==> flow/design.v <==
module Mux2to1 #(
    parameter DATA_WIDTH = 32   
)(
    input [DATA_WIDTH-1:0] in0,   
    input [DATA_WIDTH-1:0] in1,   
    input sel,                    
    output reg [DATA_WIDTH-1:0] out  
);
    always @(*) begin
        out = (sel == 1'b0) ? in0 : in1;
    end
endmodule
module Adder (
    input  [31:0]  a,
    input  [31:0]  b, 
    output [31:0] out
);
	reg [31:0] result;
	always@(*) begin
		result = a + b;     
	end
	assign out = result;
endmodule
module pc_incrementer (
    input [31:0] pc_in,
    output [31:0] pc_out
);
    assign pc_out = pc_in + 32'd1;  
endmodule
module branch_mux (
    input branch_taken,           
    input [31:0] branch_address,  
    input [31:0] next_pc,         
    output reg [31:0] pc_out      
);
    always @(*) begin
        if (branch_taken) begin
            pc_out = branch_address;  
        end else begin
            pc_out = next_pc;         
        end
    end
endmodule
module program_counter (
    input clk,                 
    input reset,               
    input freeze,              
    input [31:0] next_address,  
    output reg [31:0] pc        
);
    always @(posedge clk or posedge reset) begin
        if (reset) begin
            pc <= 32'b0;  
        end else if (!freeze) begin
            pc <= next_address;  
        end
    end
endmodule
module IF_Stage (
    input clk,                      
    input rst,                      
    input freeze,                   
    input Branch_taken,             
    input [31:0] BranchAddr,        
    input [31:0] imem_data,         
    output [31:0] PC,               
    output [31:0] Instruction       
);
    wire [31:0] next_address;        
    wire [31:0] selected_address;    
    program_counter pc_module (
        .clk(clk),
        .reset(rst),
        .freeze(freeze & ~Branch_taken),  
        .next_address(selected_address),  
        .pc(PC)
    );
    pc_incrementer pc_inc (
        .pc_in(PC),
        .pc_out(next_address)
    );
    branch_mux branch_selector (
        .branch_taken(Branch_taken),
        .branch_address(BranchAddr),
        .next_pc(next_address),
        .pc_out(selected_address)
    );
    assign Instruction = imem_data;
endmodule
module IF_Stage_Reg (
    input clk,                      
    input rst,                      
    input freeze,                   
    input flush,                    
    input [31:0] PC_in,             
    input [31:0] Instruction_in,    
    output reg [31:0] PC,           
    output reg [31:0] Instruction   
);
    always @(posedge clk or posedge rst) begin
        if (rst) begin
            PC <= 32'b0;
            Instruction <= 32'b0;
        end else if (flush) begin
            PC <= 32'b0;
            Instruction <= 32'b0;
        end else if (!freeze) begin
            PC <= PC_in;
            Instruction <= Instruction_in;
        end
    end
endmodule
module ConditionCheck(
    input [3:0] condition,
    input [3:0] status,
    output reg result
);
    wire n, z, c, v;
    assign {z, c, n, v} = status;
always @(condition, n, z, c, v) begin
        result = 1'b0;
        case (condition)
            4'b0000: result = z;              
            4'b0001: result = ~z;             
            4'b0010: result = c;              
            4'b0011: result = ~c;             
            4'b0100: result = n;              
            4'b0101: result = ~n;             
            4'b0110: result = v;              
            4'b0111: result = ~v;             
            4'b1000: result = c & ~z;         
            4'b1001: result = ~c | z;         
            4'b1010: result = (n == v);       
            4'b1011: result = (n != v);       
            4'b1100: result = ~z & (n == v);  
            4'b1101: result = z & (n != v);   
            4'b1110: result = 1'b1;           
            default: result = 1'b0;
        endcase
    end
endmodule
module ControlUnit(
    input [1:0] mode,
    input [3:0] opcode,
    input sIn,
    output reg [3:0] aluCmd,
    output reg memRead, memWrite,
    output reg wbEn, branch, sOut
);
    always @(mode, opcode, sIn) begin
        aluCmd = 4'd0;
        {memRead, memWrite} = 2'd0;
        {wbEn, branch, sOut} = 3'd0;
        case (opcode)
            4'b1101: aluCmd = 4'b0001;  
            4'b1111: aluCmd = 4'b1001;  
            4'b0100: aluCmd = 4'b0010;  
            4'b0101: aluCmd = 4'b0011;  
            4'b0010: aluCmd = 4'b0100;  
            4'b0110: aluCmd = 4'b0101;  
            4'b0000: aluCmd = 4'b0110;  
            4'b1100: aluCmd = 4'b0111;  
            4'b0001: aluCmd = 4'b1000;  
            4'b1010: aluCmd = 4'b0100;  
            4'b1000: aluCmd = 4'b0110;  
            default: aluCmd = 4'b0001;
        endcase
        case (mode)
            2'b00: begin
                sOut = sIn;
                wbEn = (opcode == 4'b1010 || opcode == 4'b1000) ? 1'b0 : 1'b1;
            end
            2'b01: begin
                wbEn = sIn;
                memRead = sIn;
                memWrite = ~sIn;
            end
            2'b10: branch = 1'b1;
            default:;
        endcase
    end
endmodule
module RegisterFile (
    input clk, rst,
    input [3:0] src1, src2, Dest_wb,
    input [31:0] Result_WB,
    input writeBackEn,
    output [31:0] Val_Rn,Val_Rm 
);
    reg [31:0] register_array [15:0];
    assign Val_Rn = register_array[src1];
    assign Val_Rm = register_array[src2];
    integer i;
    always @(negedge clk) begin
        if (rst) begin
            for (i = 0; i < 16; i = i + 1) begin
                register_array[i] <= 32'b0;
            end
        end else if (writeBackEn) begin
            register_array[Dest_wb] <= Result_WB;
        end
    end
endmodule
module ID_Stage (
    input clk,                
    input rst,                
    input [31:0] Instruction,  
    input [31:0] Result_WB,    
    input writeBackEn,         
    input [3:0] Dest_wb,       
    input hazard,              
    input [3:0] SR,            
    output WB_EN,              
    output MEM_R_EN,           
    output MEM_W_EN,           
    output [3:0] EXE_CMD,      
    output [31:0] Val_Rn,      
    output [31:0] Val_Rm,      
    output imm,                
    output [11:0] Shift_operand,  
    output signed [23:0] Signed_imm_24,  
    output [3:0] Dest,         
    output [3:0] src1,         
    output [3:0] src2,         
    output B,
    output S,
    output Two_src             
);
    wire [3:0] cond_code;           
    wire [1:0] mode;                
    wire [3:0] opcode;              
    wire cond_result;               
    wire ctrl_wbEn, ctrl_memRead, ctrl_memWrite, ctrl_branch, ctrl_s;
    wire [3:0] reg_src2;            
    wire [3:0] ctrl_aluCmd;         
    wire cond_final;                
    assign cond_code = Instruction[31:28];
    assign mode = Instruction[27:26];
    assign opcode = Instruction[24:21];
    assign imm = Instruction[25];
    assign Shift_operand = Instruction[11:0];
    assign Signed_imm_24 = Instruction[23:0];
    assign Dest = Instruction[15:12];
    assign src1 = Instruction[19:16];
    assign Two_src = ~imm | ctrl_memWrite;
    ConditionCheck condition_check(
        .condition(cond_code),
        .status(SR),
        .result(cond_result)
    );
    ControlUnit control_unit(
        .mode(mode),
        .opcode(opcode),
        .sIn(Instruction[20]),
        .aluCmd(ctrl_aluCmd),
        .memRead(ctrl_memRead),
        .memWrite(ctrl_memWrite),
        .wbEn(ctrl_wbEn),
        .branch(ctrl_branch),
        .sOut(ctrl_s)
    );
    RegisterFile rf(
        .clk(clk),
        .rst(rst),
        .src1(Instruction[19:16]),
        .src2(reg_src2),
        .Dest_wb(Dest_wb),
        .Result_WB(Result_WB),
        .writeBackEn(writeBackEn),
        .Val_Rn(Val_Rn),
        .Val_Rm(Val_Rm)
    );
    Mux2to1 #(.DATA_WIDTH(4)) mux_regSrc2(
        .in0(Instruction[3:0]),
        .in1(Instruction[15:12]),
        .sel(ctrl_memWrite),
        .out(reg_src2)
    );
    assign cond_final = ~cond_result | hazard;
    assign src2 = reg_src2;
    Mux2to1 #(.DATA_WIDTH(9)) mux_ctrlSignals(
        .in0({ctrl_aluCmd, ctrl_memRead, ctrl_memWrite, ctrl_wbEn, ctrl_branch, ctrl_s}),
        .in1(9'd0),
        .sel(cond_final),
        .out({EXE_CMD, MEM_R_EN, MEM_W_EN, WB_EN, B, S})
    );
endmodule
module ID_Stage_Reg (
    input clk,                
    input rst,                
    input flush,              
    input WB_EN_IN,           
    input MEM_R_EN_IN,        
    input MEM_W_EN_IN,        
    input B_in,               
    input S_in,               
    input [3:0] EXE_CMD_IN,   
    input [31:0] PC_IN,       
    input [31:0] Val_Rn_IN,   
    input [31:0] Val_Rm_IN,   
    input imm_IN,             
    input signed [11:0] Shift_operand_IN,  
    input [23:0] Signed_imm_24_IN,         
    input [3:0] Dest_IN,      
    input [3:0] SR_in,
    output reg WB_EN,         
    output reg MEM_R_EN,      
    output reg MEM_W_EN,      
    output reg [3:0] EXE_CMD,  
    output reg [31:0] PC,     
    output reg [31:0] Val_Rn,  
    output reg [31:0] Val_Rm,  
    output reg imm,           
    output reg [11:0] Shift_operand,  
    output reg [23:0] Signed_imm_24,  
    output reg [3:0] Dest,     
    output reg B_out,
    output reg S_out,
    output reg [3:0] SR_out
);
    always @(posedge clk or posedge rst) begin
        if (rst) begin
            WB_EN <= 1'b0;
            MEM_R_EN <= 1'b0;
            MEM_W_EN <= 1'b0;
            B_out <= 1'b0;
            S_out <= 1'b0;
            EXE_CMD <= 4'b0;
            PC <= 32'b0;
            Val_Rn <= 32'b0;
            Val_Rm <= 32'b0;
            imm <= 1'b0;
            Shift_operand <= 12'b0;
            Signed_imm_24 <= 24'b0;
            Dest <= 4'b0;
            SR_out <= 4'b0;
        end else if (flush) begin
            WB_EN <= 1'b0;
            MEM_R_EN <= 1'b0;
            MEM_W_EN <= 1'b0;
            B_out <= 1'b0;
            S_out <= 1'b0;
            EXE_CMD <= 4'b0;
            PC <= 32'b0;
            Val_Rn <= 32'b0;
            Val_Rm <= 32'b0;
            imm <= 1'b0;
            Shift_operand <= 12'b0;
            Signed_imm_24 <= 24'b0;
            Dest <= 4'b0;
            SR_out <= 4'b0;
        end else begin
            WB_EN <= WB_EN_IN;
            MEM_R_EN <= MEM_R_EN_IN;
            MEM_W_EN <= MEM_W_EN_IN;
            B_out <= B_in;
            S_out <= S_in;
            EXE_CMD <= EXE_CMD_IN;
            PC <= PC_IN;
            Val_Rn <= Val_Rn_IN;
            Val_Rm <= Val_Rm_IN;
            imm <= imm_IN;
            Shift_operand <= Shift_operand_IN;
            Signed_imm_24 <= Signed_imm_24_IN;
            Dest <= Dest_IN;
            SR_out <= SR_in;
        end
    end
endmodule
module Val2_Generator
(
    input       [11:0]    shifter_operand,
    input                           imm, is_for_memory,
    input   [31:0]       val_Rm,
    output reg [31:0]   val2_out
);
    reg [31:0]  _32bit_immd_temp;
    always @(*) begin
        _32bit_immd_temp = {24'b0, shifter_operand[7:0]};
        if(is_for_memory == 1'b1)
            val2_out = {20'b0, shifter_operand};
        else if(imm == 1'b1) begin
            val2_out = (_32bit_immd_temp >> {shifter_operand[11:8], 1'b0}) |
                       (_32bit_immd_temp << (6'd32 - {shifter_operand[11:8], 1'b0}));
        end
        else begin
            case (shifter_operand[6:5])
                00: begin
                    val2_out = val_Rm << shifter_operand[11:7];
                end
                01: begin
                    val2_out = val_Rm >> shifter_operand[11:7];
                end
                10: begin
                    val2_out = val_Rm >>> shifter_operand[11:7];
                end
                11: begin
                    val2_out = (val_Rm >> shifter_operand[11:7]) |
                               (val_Rm << (6'd32 - shifter_operand[11:7]));
                end
                default:begin
                    val2_out = val_Rm << shifter_operand[11:7];
                end
            endcase
        end
    end
endmodule
module ALU
(
    input       [31:0]   val1, val2,
    input                           carry,
    input       [3:0]               EX_command,
    output  [31:0]   res,
    output  [3:0]               SR
);
    reg V1, C1;
    wire N1, Z1;
    reg [32:0] temp_res;
    assign res = temp_res[31:0];
    assign SR = {Z1, C1, N1, V1};
    assign N1 = res[31];
    assign Z1 = |res ? 0:1;
    always @(*) begin
        V1 = 1'b0;
        C1 = 1'b0;
        case (EX_command)
            4'b0001: begin
                temp_res = val2;
            end
            4'b1001: begin
                temp_res = ~val2;
            end
            4'b0010: begin
                temp_res = val1 + val2;
                C1 = temp_res[32];
                V1 = (val1[31] ~^ val2[31]) & (temp_res[31] ^ val1[31]);
            end
            4'b0011: begin
                temp_res = val1 + val2 + carry;
                C1 = temp_res[32];
                V1 = (val1[31] ~^ val2[31]) & (temp_res[31] ^ val1[31]);
            end
            4'b0100: begin
                temp_res = {val1[31], val1} - {val2[31], val2};
                C1 = temp_res[32];
                V1 = (val1[31] ^ val2[31]) & (temp_res[31] ^ val1[31]);
            end
            4'b0101: begin
                temp_res = val1 - val2 - {31'b0,~carry}; 
                C1 = temp_res[32];
                V1 = (val1[31] ^ val2[31]) & (temp_res[31] ^ val1[31]);
            end
            4'b0110: begin
                temp_res = val1 & val2;
            end
            4'b0111: begin
                temp_res = val1 | val2;
            end
            4'b1000: begin
                temp_res = val1 ^ val2;
            end
            4'b1100: begin
                temp_res = {val1[31], val1} - {val2[31], val2};
                C1 = temp_res[32];
                V1 = (val1[31] ^ val2[31]) & (temp_res[31] ^ val1[31]);
            end
            4'b1110: begin
                temp_res = val1 & val2;
            end
            4'b1010: begin
                temp_res = val1 + val2;
            end
            4'b1010: begin
                temp_res = val1 - val2;
            end
            default:
                temp_res = 32'b0;
        endcase
    end
endmodule
module EXE_Stage
(
  input                    clk,
  input                    rst,
  input  [31:0] pc_in,
  input  [23:0] signed_immediate,
  input  [3:0] EX_command,
  input  [3:0] SR_in,
  input  [11:0] shifter_operand,
  input  [3:0] dst_in,
  input  mem_read_in, mem_write_in, imm, WB_en_in, B_in,
  input  [31:0] val_Rn_in, val_Rm_in,
  output [3:0] dst_out,
  output [3:0] SR_out,
  output [31:0] ALU_res,
  output [31:0] val_Rm_out,
  output [31:0] branch_address,
  output mem_read_out, mem_write_out, WB_en_out, B_out,
  output [31:0] pc 
);
  wire [31:0] val2;
  wire is_for_memory;
  Adder Adder_Inst(
    .a(pc_in + 1'b1),
    .b({{(8){signed_immediate[23]}}, signed_immediate}),
    .out(branch_address)
  );
  wire [31:0] alu_src1;
  wire [31:0] alu_src2;
  Val2_Generator Val2_Generator_Inst(
    .val_Rm(val_Rm_in),
    .shifter_operand(shifter_operand),
    .imm(imm),
    .is_for_memory(is_for_memory),
    .val2_out(val2)
	);
  ALU ALU_Inst(
    .val1(val_Rn_in),
    .val2(val2),
    .EX_command(EX_command),
    .carry(SR_in[2]),
    .res(ALU_res),
    .SR(SR_out)
  );
  assign is_for_memory = mem_read_in | mem_write_in;
  assign pc = pc_in;
  assign dst_out = dst_in;
	assign mem_read_out = mem_read_in;
	assign mem_write_out = mem_write_in;
  assign WB_en_out = WB_en_in;
  assign B_out = B_in;
  assign val_Rm_out = val_Rm_in;
endmodule
module EXE_Stage_Reg
(
  input                    clk,
  input                    rst,
  input  [31:0] pc_in,
  input  [3:0] dst_in,
  input  mem_read_in, mem_write_in, WB_en_in,
  input  [31:0] val_Rm_in,
  input [31:0] ALU_res_in,
  output reg [3:0] dst_out,
  output reg [31:0] ALU_res_out,
  output reg [31:0] val_Rm_out,
  output reg mem_read_out, mem_write_out, WB_en_out,
  output reg [31:0] pc 
);
always @(posedge clk, posedge rst) begin
    if(rst) begin
      pc <= 0;
      dst_out <=  0;
      ALU_res_out <= 0;
      val_Rm_out <= 0;
      mem_read_out <= 0;
      mem_write_out <= 0;
      WB_en_out <= 0;
    end
    else begin
      pc <= pc_in;
      dst_out <= dst_in;
      ALU_res_out <= ALU_res_in;
      val_Rm_out <= val_Rm_in;
      mem_read_out <= mem_read_in;
      mem_write_out <= mem_write_in;
      WB_en_out <= WB_en_in;
    end
end
endmodule
module MEM_Reg
(
    input                       clk,
    input                       rst,
    input [3:0] dst,
    input [31:0] ALU_res,
    input [31:0] mem,
    input mem_read, WB_en,
    output reg [3:0] dst_out,
    output reg [31:0] ALU_res_out,
    output reg [31:0] mem_out,
    output reg mem_read_out, WB_en_out
);
always @(posedge clk, posedge rst) begin
    if(rst) begin
        dst_out <= 0;
        ALU_res_out <= 0;
        mem_out <= 0;
        mem_read_out <= 0;
        WB_en_out <= 0;
    end
    else begin
        dst_out <= dst;
        ALU_res_out <= ALU_res;
        mem_out <= mem;
        mem_read_out <= mem_read;
        WB_en_out <= WB_en;
    end
end
endmodule
module WB_Stage
(
    input                    clk,
    input                    rst,
    input [3:0] dst,
    input [31:0] ALU_res,
    input [31:0] mem,
    input mem_read, WB_en,
    output [3:0] WB_Dest,
    output WB_en_out,
    output [31:0] WB_Value
);
assign WB_Dest = dst;
assign WB_en_out = WB_en;
Mux2to1 #(.DATA_WIDTH(32)) MUX_2_to_1_Reg_File (
		.in0(ALU_res), .in1(mem),
		.sel(mem_read),
		.out(WB_Value)
	);
endmodule
module Status_Reg
(
    input            clk,
    input            rst,
    input            load,
    input      [3:0] status_in,
    output reg [3:0] status
);
    always @(negedge clk or posedge rst) begin
  if(rst) begin
    status <= 0;
  end  
  else if(load) begin
    status <= status_in;
  end
  else begin
    status <= status;
  end    
 end
endmodule
module HazardUnit(
    input [3:0] rn, rdm,
    input twoSrc,
    input [3:0] destEx, destMem,
    input wbEnEx, wbEnMem,  
    output reg hazard
);
   always @(*) begin
        hazard = 1'b0;
        if (wbEnEx) begin
            if ((rn == destEx) || (twoSrc && (rdm == destEx))) begin
                hazard = 1'b1;
            end
        end
        if (wbEnMem) begin
            if ((rn == destMem) || (twoSrc && (rdm == destMem))) begin
                hazard = 1'b1;
            end
        end
    end
endmodule
module arm_core (
    input         clk,
    input         rst,
    output [7:0]  imem_addr,
    input  [31:0] imem_data,
    output [5:0]  dmem_addr,
    output [31:0] dmem_wdata,
    output        dmem_we,
    input  [31:0] dmem_rdata,
    output        wb_en,
    output [3:0]  wb_dest,
    output [31:0] wb_value
);
  wire [31:0] IF_stage_pc_out;
  wire [31:0] IF_stage_instruction_out;
  wire [31:0] branch_address;
  wire EXE_stage_B_out;
  wire hazard_detected;
  IF_Stage IF_Stage_Inst (
    .clk(clk),
    .rst(rst),
    .freeze(hazard_detected),
    .Branch_taken(EXE_stage_B_out),
    .BranchAddr(branch_address),
    .imem_data(imem_data),
    .PC(IF_stage_pc_out),
    .Instruction(IF_stage_instruction_out)
  );
  assign imem_addr = IF_stage_pc_out[7:0];
  wire [31:0] IF_reg_pc_out;
  wire [31:0] IF_reg_instruction_out;
  IF_Stage_Reg IF_Reg_Inst (
    .clk(clk),
    .rst(rst),
    .freeze(hazard_detected),
    .flush(EXE_stage_B_out),
    .PC_in(IF_stage_pc_out),
    .Instruction_in(IF_stage_instruction_out),
    .PC(IF_reg_pc_out),
    .Instruction(IF_reg_instruction_out)
  );
  wire [3:0]  ID_stage_reg_file_dst;
  wire [3:0]  ID_stage_reg_file_src1, ID_stage_reg_file_src2;
  wire [31:0] ID_stage_val_Rn, ID_stage_val_Rm;
  wire [23:0] ID_stage_signed_immediate;
  wire [11:0] ID_stage_shifter_operand;
  wire [3:0]  ID_stage_EX_command_out;
  wire [3:0]  status;
  wire ID_stage_mem_read_out, ID_stage_mem_write_out, ID_stage_WB_en_out,
       ID_stage_Imm_out, ID_stage_B_out, ID_stage_SR_update_out;
  wire [3:0]  WB_Stage_dst_out;
  wire [31:0] WB_Value;
  wire WB_Stage_WB_en_out;
  wire has_src1;
  ID_Stage ID_Stage_Inst (
    .clk(clk),
    .rst(rst),
    .hazard(hazard_detected),
    .Instruction(IF_reg_instruction_out),
    .Dest_wb(WB_Stage_dst_out),
    .Result_WB(WB_Value),
    .writeBackEn(WB_Stage_WB_en_out),
    .SR(status),
    .Dest(ID_stage_reg_file_dst),
    .Val_Rn(ID_stage_val_Rn), .Val_Rm(ID_stage_val_Rm),
    .Signed_imm_24(ID_stage_signed_immediate),
    .Shift_operand(ID_stage_shifter_operand),
    .EXE_CMD(ID_stage_EX_command_out),
    .MEM_R_EN(ID_stage_mem_read_out), .MEM_W_EN(ID_stage_mem_write_out),
    .WB_EN(ID_stage_WB_en_out),
    .imm(ID_stage_Imm_out),
    .B(ID_stage_B_out),
    .S(ID_stage_SR_update_out),
    .Two_src(has_src1),
    .src1(ID_stage_reg_file_src1),
    .src2(ID_stage_reg_file_src2)
  );
  wire [31:0] ID_reg_pc_out;
  wire [3:0]  ID_reg_reg_file_dst_out;
  wire [31:0] ID_reg_val_Rn_out, ID_reg_val_Rm_out;
  wire [23:0] ID_reg_signed_immediate_out;
  wire [11:0] ID_reg_shifter_operand_out;
  wire [3:0]  ID_reg_SR_out, ID_reg_EX_command_out;
  wire ID_reg_mem_read_out, ID_reg_mem_write_out, ID_reg_WB_en_out,
       ID_reg_Imm_out, ID_reg_B_out, ID_reg_SR_update_out;
  ID_Stage_Reg ID_Reg_Inst (
    .clk(clk),
    .rst(rst),
    .flush(EXE_stage_B_out),
    .PC_IN(IF_reg_pc_out),
    .Dest_IN(ID_stage_reg_file_dst),
    .Val_Rn_IN(ID_stage_val_Rn), .Val_Rm_IN(ID_stage_val_Rm),
    .Signed_imm_24_IN(ID_stage_signed_immediate),
    .Shift_operand_IN(ID_stage_shifter_operand),
    .EXE_CMD_IN(ID_stage_EX_command_out),
    .MEM_R_EN_IN(ID_stage_mem_read_out), .MEM_W_EN_IN(ID_stage_mem_write_out),
    .WB_EN_IN(ID_stage_WB_en_out),
    .imm_IN(ID_stage_Imm_out),
    .B_in(ID_stage_B_out),
    .S_in(ID_stage_SR_update_out),
    .PC(ID_reg_pc_out),
    .Dest(ID_reg_reg_file_dst_out),
    .Val_Rn(ID_reg_val_Rn_out), .Val_Rm(ID_reg_val_Rm_out),
    .Signed_imm_24(ID_reg_signed_immediate_out),
    .Shift_operand(ID_reg_shifter_operand_out),
    .EXE_CMD(ID_reg_EX_command_out),
    .MEM_R_EN(ID_reg_mem_read_out), .MEM_W_EN(ID_reg_mem_write_out),
    .WB_EN(ID_reg_WB_en_out),
    .imm(ID_reg_Imm_out),
    .B_out(ID_reg_B_out),
    .S_out(ID_reg_SR_update_out),
    .SR_in(status),
    .SR_out(ID_reg_SR_out)
  );
  wire [31:0] EXE_stage_pc_out;
  wire [3:0]  EXE_stage_reg_file_dst_out;
  wire [31:0] EXE_stage_val_Rm_out;
  wire [3:0]  EXE_stage_SR_out;
  wire [31:0] ALU_res;
  wire EXE_stage_mem_read_out, EXE_stage_mem_write_out, EXE_stage_WB_en_out;
  EXE_Stage EXE_Stage_Inst (
    .clk(clk),
    .rst(rst),
    .pc_in(ID_reg_pc_out),
    .signed_immediate(ID_reg_signed_immediate_out),
    .EX_command(ID_reg_EX_command_out),
    .SR_in(ID_reg_SR_out),
    .shifter_operand(ID_reg_shifter_operand_out),
    .dst_in(ID_reg_reg_file_dst_out),
    .mem_read_in(ID_reg_mem_read_out), .mem_write_in(ID_reg_mem_write_out),
    .imm(ID_reg_Imm_out),
    .WB_en_in(ID_reg_WB_en_out),
    .B_in(ID_reg_B_out),
    .val_Rn_in(ID_reg_val_Rn_out), .val_Rm_in(ID_reg_val_Rm_out),
    .dst_out(EXE_stage_reg_file_dst_out),
    .SR_out(EXE_stage_SR_out),
    .ALU_res(ALU_res),
    .val_Rm_out(EXE_stage_val_Rm_out),
    .branch_address(branch_address),
    .mem_read_out(EXE_stage_mem_read_out), .mem_write_out(EXE_stage_mem_write_out),
    .WB_en_out(EXE_stage_WB_en_out),
    .B_out(EXE_stage_B_out),
    .pc(EXE_stage_pc_out)
  );
  wire [31:0] EXE_reg_pc_out;
  wire [3:0]  EXE_reg_dst_out;
  wire [31:0] EXE_reg_ALU_res_out;
  wire [31:0] EXE_reg_val_Rm_out;
  wire EXE_reg_mem_read_out, EXE_reg_mem_write_out, EXE_reg_WB_en_out;
  EXE_Stage_Reg EXE_Reg_Inst (
    .clk(clk),
    .rst(rst),
    .pc_in(EXE_stage_pc_out),
    .dst_in(EXE_stage_reg_file_dst_out),
    .mem_read_in(EXE_stage_mem_read_out), .mem_write_in(EXE_stage_mem_write_out),
    .WB_en_in(EXE_stage_WB_en_out),
    .val_Rm_in(EXE_stage_val_Rm_out),
    .ALU_res_in(ALU_res),
    .dst_out(EXE_reg_dst_out),
    .ALU_res_out(EXE_reg_ALU_res_out),
    .val_Rm_out(EXE_reg_val_Rm_out),
    .mem_read_out(EXE_reg_mem_read_out), .mem_write_out(EXE_reg_mem_write_out),
    .WB_en_out(EXE_reg_WB_en_out),
    .pc(EXE_reg_pc_out)
  );
  wire [31:0] Mem_Stage_mem_out;
  assign dmem_addr  = EXE_reg_ALU_res_out[7:2];
  assign dmem_wdata = EXE_reg_val_Rm_out;
  assign dmem_we    = EXE_reg_mem_write_out;
  assign Mem_Stage_mem_out = EXE_reg_mem_read_out ? dmem_rdata : 32'b0;
  wire [3:0]  Mem_Reg_dst_out;
  wire [31:0] Mem_Reg_ALU_res_out;
  wire [31:0] Mem_Reg_mem_out;
  wire Mem_Reg_read_out, Mem_Reg_WB_en_out;
  MEM_Reg Mem_Reg_Inst (
    .clk(clk),
    .rst(rst),
    .dst(EXE_reg_dst_out),
    .ALU_res(EXE_reg_ALU_res_out),
    .mem(Mem_Stage_mem_out),
    .mem_read(EXE_reg_mem_read_out),
    .WB_en(EXE_reg_WB_en_out),
    .dst_out(Mem_Reg_dst_out),
    .ALU_res_out(Mem_Reg_ALU_res_out),
    .mem_out(Mem_Reg_mem_out),
    .mem_read_out(Mem_Reg_read_out),
    .WB_en_out(Mem_Reg_WB_en_out)
  );
  WB_Stage WB_Stage_Inst (
    .clk(clk),
    .rst(rst),
    .dst(Mem_Reg_dst_out),
    .ALU_res(Mem_Reg_ALU_res_out),
    .mem(Mem_Reg_mem_out),
    .mem_read(Mem_Reg_read_out),
    .WB_en(Mem_Reg_WB_en_out),
    .WB_Dest(WB_Stage_dst_out),
    .WB_en_out(WB_Stage_WB_en_out),
    .WB_Value(WB_Value)
  );
  assign wb_en    = WB_Stage_WB_en_out;
  assign wb_dest  = WB_Stage_dst_out;
  assign wb_value = WB_Value;
  Status_Reg Status_Reg_Inst (
    .clk(clk),
    .rst(rst),
    .load(ID_reg_SR_update_out),
    .status_in(EXE_stage_SR_out),
    .status(status)
  );
  HazardUnit Hazard_Detection_Unit_Inst (
    .rn(ID_stage_reg_file_src1),
    .rdm(ID_stage_reg_file_src2),
    .destEx(ID_reg_reg_file_dst_out),
    .destMem(EXE_reg_dst_out),
    .wbEnEx(ID_reg_WB_en_out),
    .wbEnMem(EXE_reg_WB_en_out),
    .twoSrc(has_src1),
    .hazard(hazard_detected)
  );
endmodule
Step by step through the tools: arm_core
What the tools print for arm_core, step after step. Lines are those of the file above, counted from 1. Cell names lack the library's common part. Not given: n/a

Top: arm_core. Clock: clk. Library: sky130hd. Corner: tt_025C_1v80.

Word-level counts
Source: Yosys, flattened and elaborated, memories not mapped. Widths are those after wreduce. Registers that Yosys merges into a memory's read port (data or address) are not register bits. Print and check cells do not count. Yosys's memory passes give these memory sizes; they may raise the number of words (mostly to a power of two), join words into wider ones and drop unused or constant bits.

The entry for register bits reads 390. Under bits in writable memories stands 512. The entry for memory bits (read-only) reads 64. The entry for memories kept reads 2. Input port bits: 66. For elaborated cells the number is 173.

The figure for $add $sub $neg is 9. The figure for eq/ne operators is 38. For shift operators the number is 4. The figure for multiplexer cells is 48. The entry for bitwise logic cells reads 32. For reductions and logical operators the number is 11.

Memories: ID_Stage_Inst.rf.register_array (depth 16, width 32, line 190) `reg [31:0] register_array [15:0];`; (no name shown) (depth 16, width 4, line 154) `case (opcode)`.

Operators by type and width (count): 32-bit 2-to-1 mux (15); 32-bit case mux with 9-bit select (1); 32-bit by 32-bit subtractor with 33-bit output (2); 32-bit by 1-bit adder with 32-bit output (second input constant) (2); 32-bit OR (2); 4-bit == test (second input constant) (14); 32-bit by 32-bit adder with 33-bit output (1); 33-bit by 1-bit adder with 33-bit output (1); 33-bit by 1-bit subtractor with 33-bit output (1); 32-bit adder (1); 32-bit bitwise AND (1); 32-bit bitwise XOR (1); 32-bit by 5-bit << shifter with 32-bit output (1); 32-bit by 5-bit right shift with 32-bit output (1); 32-bit NOT (1); 32-bit OR reduction (1); 4-bit by 3-bit == test with 1-bit output (second input constant) (8); 8-bit by 5-bit right shift with 32-bit output (1); 8-bit by 6-bit << shifter with 32-bit output (1); 24-bit 2-to-1 mux (1); 4-bit 2-to-1 mux (5); 1-bit 2-to-1 mux (19); 4-bit by 2-bit == test with 1-bit output (second input constant) (4); 4-bit == test (4); 1-bit case mux with 15-bit select (1); 12-bit 2-to-1 mux (1); 1-bit NOT (9); 9-bit 2-to-1 mux (1).

Not listed: further kinds 19, cells in them 41.

Longest topological paths
Longest topological path by Yosys (ltp), each cell counted once; first at word level (registers and memories cut), then after technology mapping (sequential cells cut; the memories' decode and read muxes count).

The entry for word-level depth reads 13. For ABC_AREA the number is 0. The figure for gate-level depth with buffers is 32.

After synthesis
Source: synth_stat.txt of the flow (Yosys; design flattened, memories mapped). It holds for the ABC_AREA given above (unset counts as 0); a run with the other value may have another netlist. The area totals of this step are shown rounded.

Under cells in the netlist stands 5166. Cell area after synthesis: 51410 µm². The entry for sequential part of the area reads 22680 µm². Under flip-flop cells stands 804.

Cell types (count): edfxtp_1 (512); dfrtp_1 (288); mux4_2 (191); nor2_1 (736); nand2_1 (589); ha_1 (163); a211oi_1 (240); clkbuf_1 (325); and2_1 (190); a21oi_1 (236); mux2i_1 (117); xnor2_1 (95); inv_1 (171); nor2b_1 (96); a311oi_1 (68); o21ai_0 (118); a31oi_1 (85); o211ai_1 (53).

Not listed: further types 94, cells in them 893. By module: a second synthesis without flattening, with its own total; a netlist apart from the flattened one above.

The figure for cell total of the unflattened synthesis is 5425. The entry for area total of the unflattened synthesis reads 62050 µm².

Rows give one instance, submodules left out.

Modules: RegisterFile (instances 1, cells 1688, area 26590 µm², sequential area 15370 µm²); ALU (instances 1, cells 1498, area 10400 µm², sequential area 0.0 µm²); Val2_Generator (instances 1, cells 700, area 5598 µm², sequential area 0.0 µm²); ID_Stage_Reg (instances 1, cells 317, area 4778 µm², sequential area 3754 µm²); IF_Stage_Reg (instances 1, cells 207, area 2621 µm², sequential area 1602 µm²); EXE_Stage_Reg (instances 1, cells 104, area 2581 µm², sequential area 2577 µm²); MEM_Reg (instances 1, cells 71, area 1755 µm², sequential area 1752 µm²); Adder (instances 1, cells 232, area 1720 µm², sequential area 0.0 µm²); program_counter (instances 1, cells 69, area 1349 µm², sequential area 800.8 µm²); EXE_Stage (instances 1, cells 169, area 1231 µm², sequential area 0.0 µm²); pc_incrementer (instances 1, cells 86, area 610.6 µm², sequential area 0.0 µm²); Mux2to1 (DATA_WIDTH=32) (instances 1, cells 36, area 544.3 µm², sequential area 0.0 µm²); branch_mux (instances 1, cells 36, area 544.3 µm², sequential area 0.0 µm²); ID_Stage (instances 1, cells 48, area 354.1 µm², sequential area 0.0 µm²).

Further modules, not shown: 9.

Data sheet: physical implementation of arm_core

Measured results for arm_core: 6 stored runs of the Yosys and OpenROAD flow on sky130hd. The settings differ; the order carries no meaning. The constraints put input and output delay at 20% of the set period each and load the outputs with 0.01 pF. The measured numbers are rounded.

Flow run A has these settings: CORE_UTILIZATION 40; PLACE_DENSITY 0.6; period_ns 26.5; CAP_MARGIN 20; CORE_MARGIN 2; SLEW_MARGIN 20. For the netlist area reported by Yosys the run shows 51410 µm². The standard-cell area after routing reads 59900 µm². For the worst hold slack after layout the run shows 0.330 ns. The die size stands at 131400 µm². The worst setup slack after layout is 3.829 ns.

Flow run B has these settings: ABC_AREA 1; CAP_MARGIN 0; CELL_PAD_IN_SITES_DETAIL_PLACEMENT 1; CELL_PAD_IN_SITES_GLOBAL_PLACEMENT 1; CORE_MARGIN 7; CORE_UTILIZATION 44; CTS_CLUSTER_SIZE 19; HOLD_SLACK_MARGIN 0.01; MAX_ROUTING_LAYER met4; MIN_ROUTING_LAYER met2; PLACE_DENSITY 0.6; SLEW_MARGIN 40; period_ns 11.7. Outcome: not finished: routing ended with error GRT-0116.

Flow run C has these settings: CORE_UTILIZATION 40; PLACE_DENSITY 0.6; SETUP_SLACK_MARGIN 4.48; period_ns 15.7; CAP_MARGIN 20; CORE_MARGIN 2; SLEW_MARGIN 20. For the netlist area reported by Yosys the run shows 51410 µm². The standard-cell area after routing reads 74080 µm². For the worst hold slack after layout the run shows 0.340 ns. The die size stands at 131400 µm². The worst setup slack after layout is 1.180 ns.

Flow run D has these settings: CORE_UTILIZATION 40; PLACE_DENSITY 0.6; period_ns 16.0; CAP_MARGIN 20; CORE_MARGIN 2; SLEW_MARGIN 20. For the netlist area reported by Yosys the run shows 51410 µm². The standard-cell area after routing reads 61510 µm². For the worst hold slack after layout the run shows 0.344 ns. The die size stands at 131400 µm². The worst setup slack after layout is 0.427 ns.

Flow run E has these settings: CORE_ASPECT_RATIO 0.97; CORE_MARGIN 2; CORE_UTILIZATION 37; CTS_CLUSTER_SIZE 39; GPL_TIMING_DRIVEN 0; MAX_ROUTING_LAYER met5; PLACE_DENSITY 0.51; SLEW_MARGIN 20; period_ns 27.0; CAP_MARGIN 20. For the netlist area reported by Yosys the run shows 51410 µm². The standard-cell area after routing reads 61010 µm². For the worst hold slack after layout the run shows 0.287 ns. The die size stands at 141900 µm². The worst setup slack after layout is 2.275 ns.

Flow run F has these settings: CORE_UTILIZATION 40; PLACE_DENSITY 0.6; period_ns 15.7; CAP_MARGIN 20; CORE_MARGIN 2; SLEW_MARGIN 20. For the netlist area reported by Yosys the run shows 51410 µm². The standard-cell area after routing reads 61500 µm². For the worst hold slack after layout the run shows 0.348 ns. The die size stands at 131400 µm². The worst setup slack after layout is 0.156 ns.
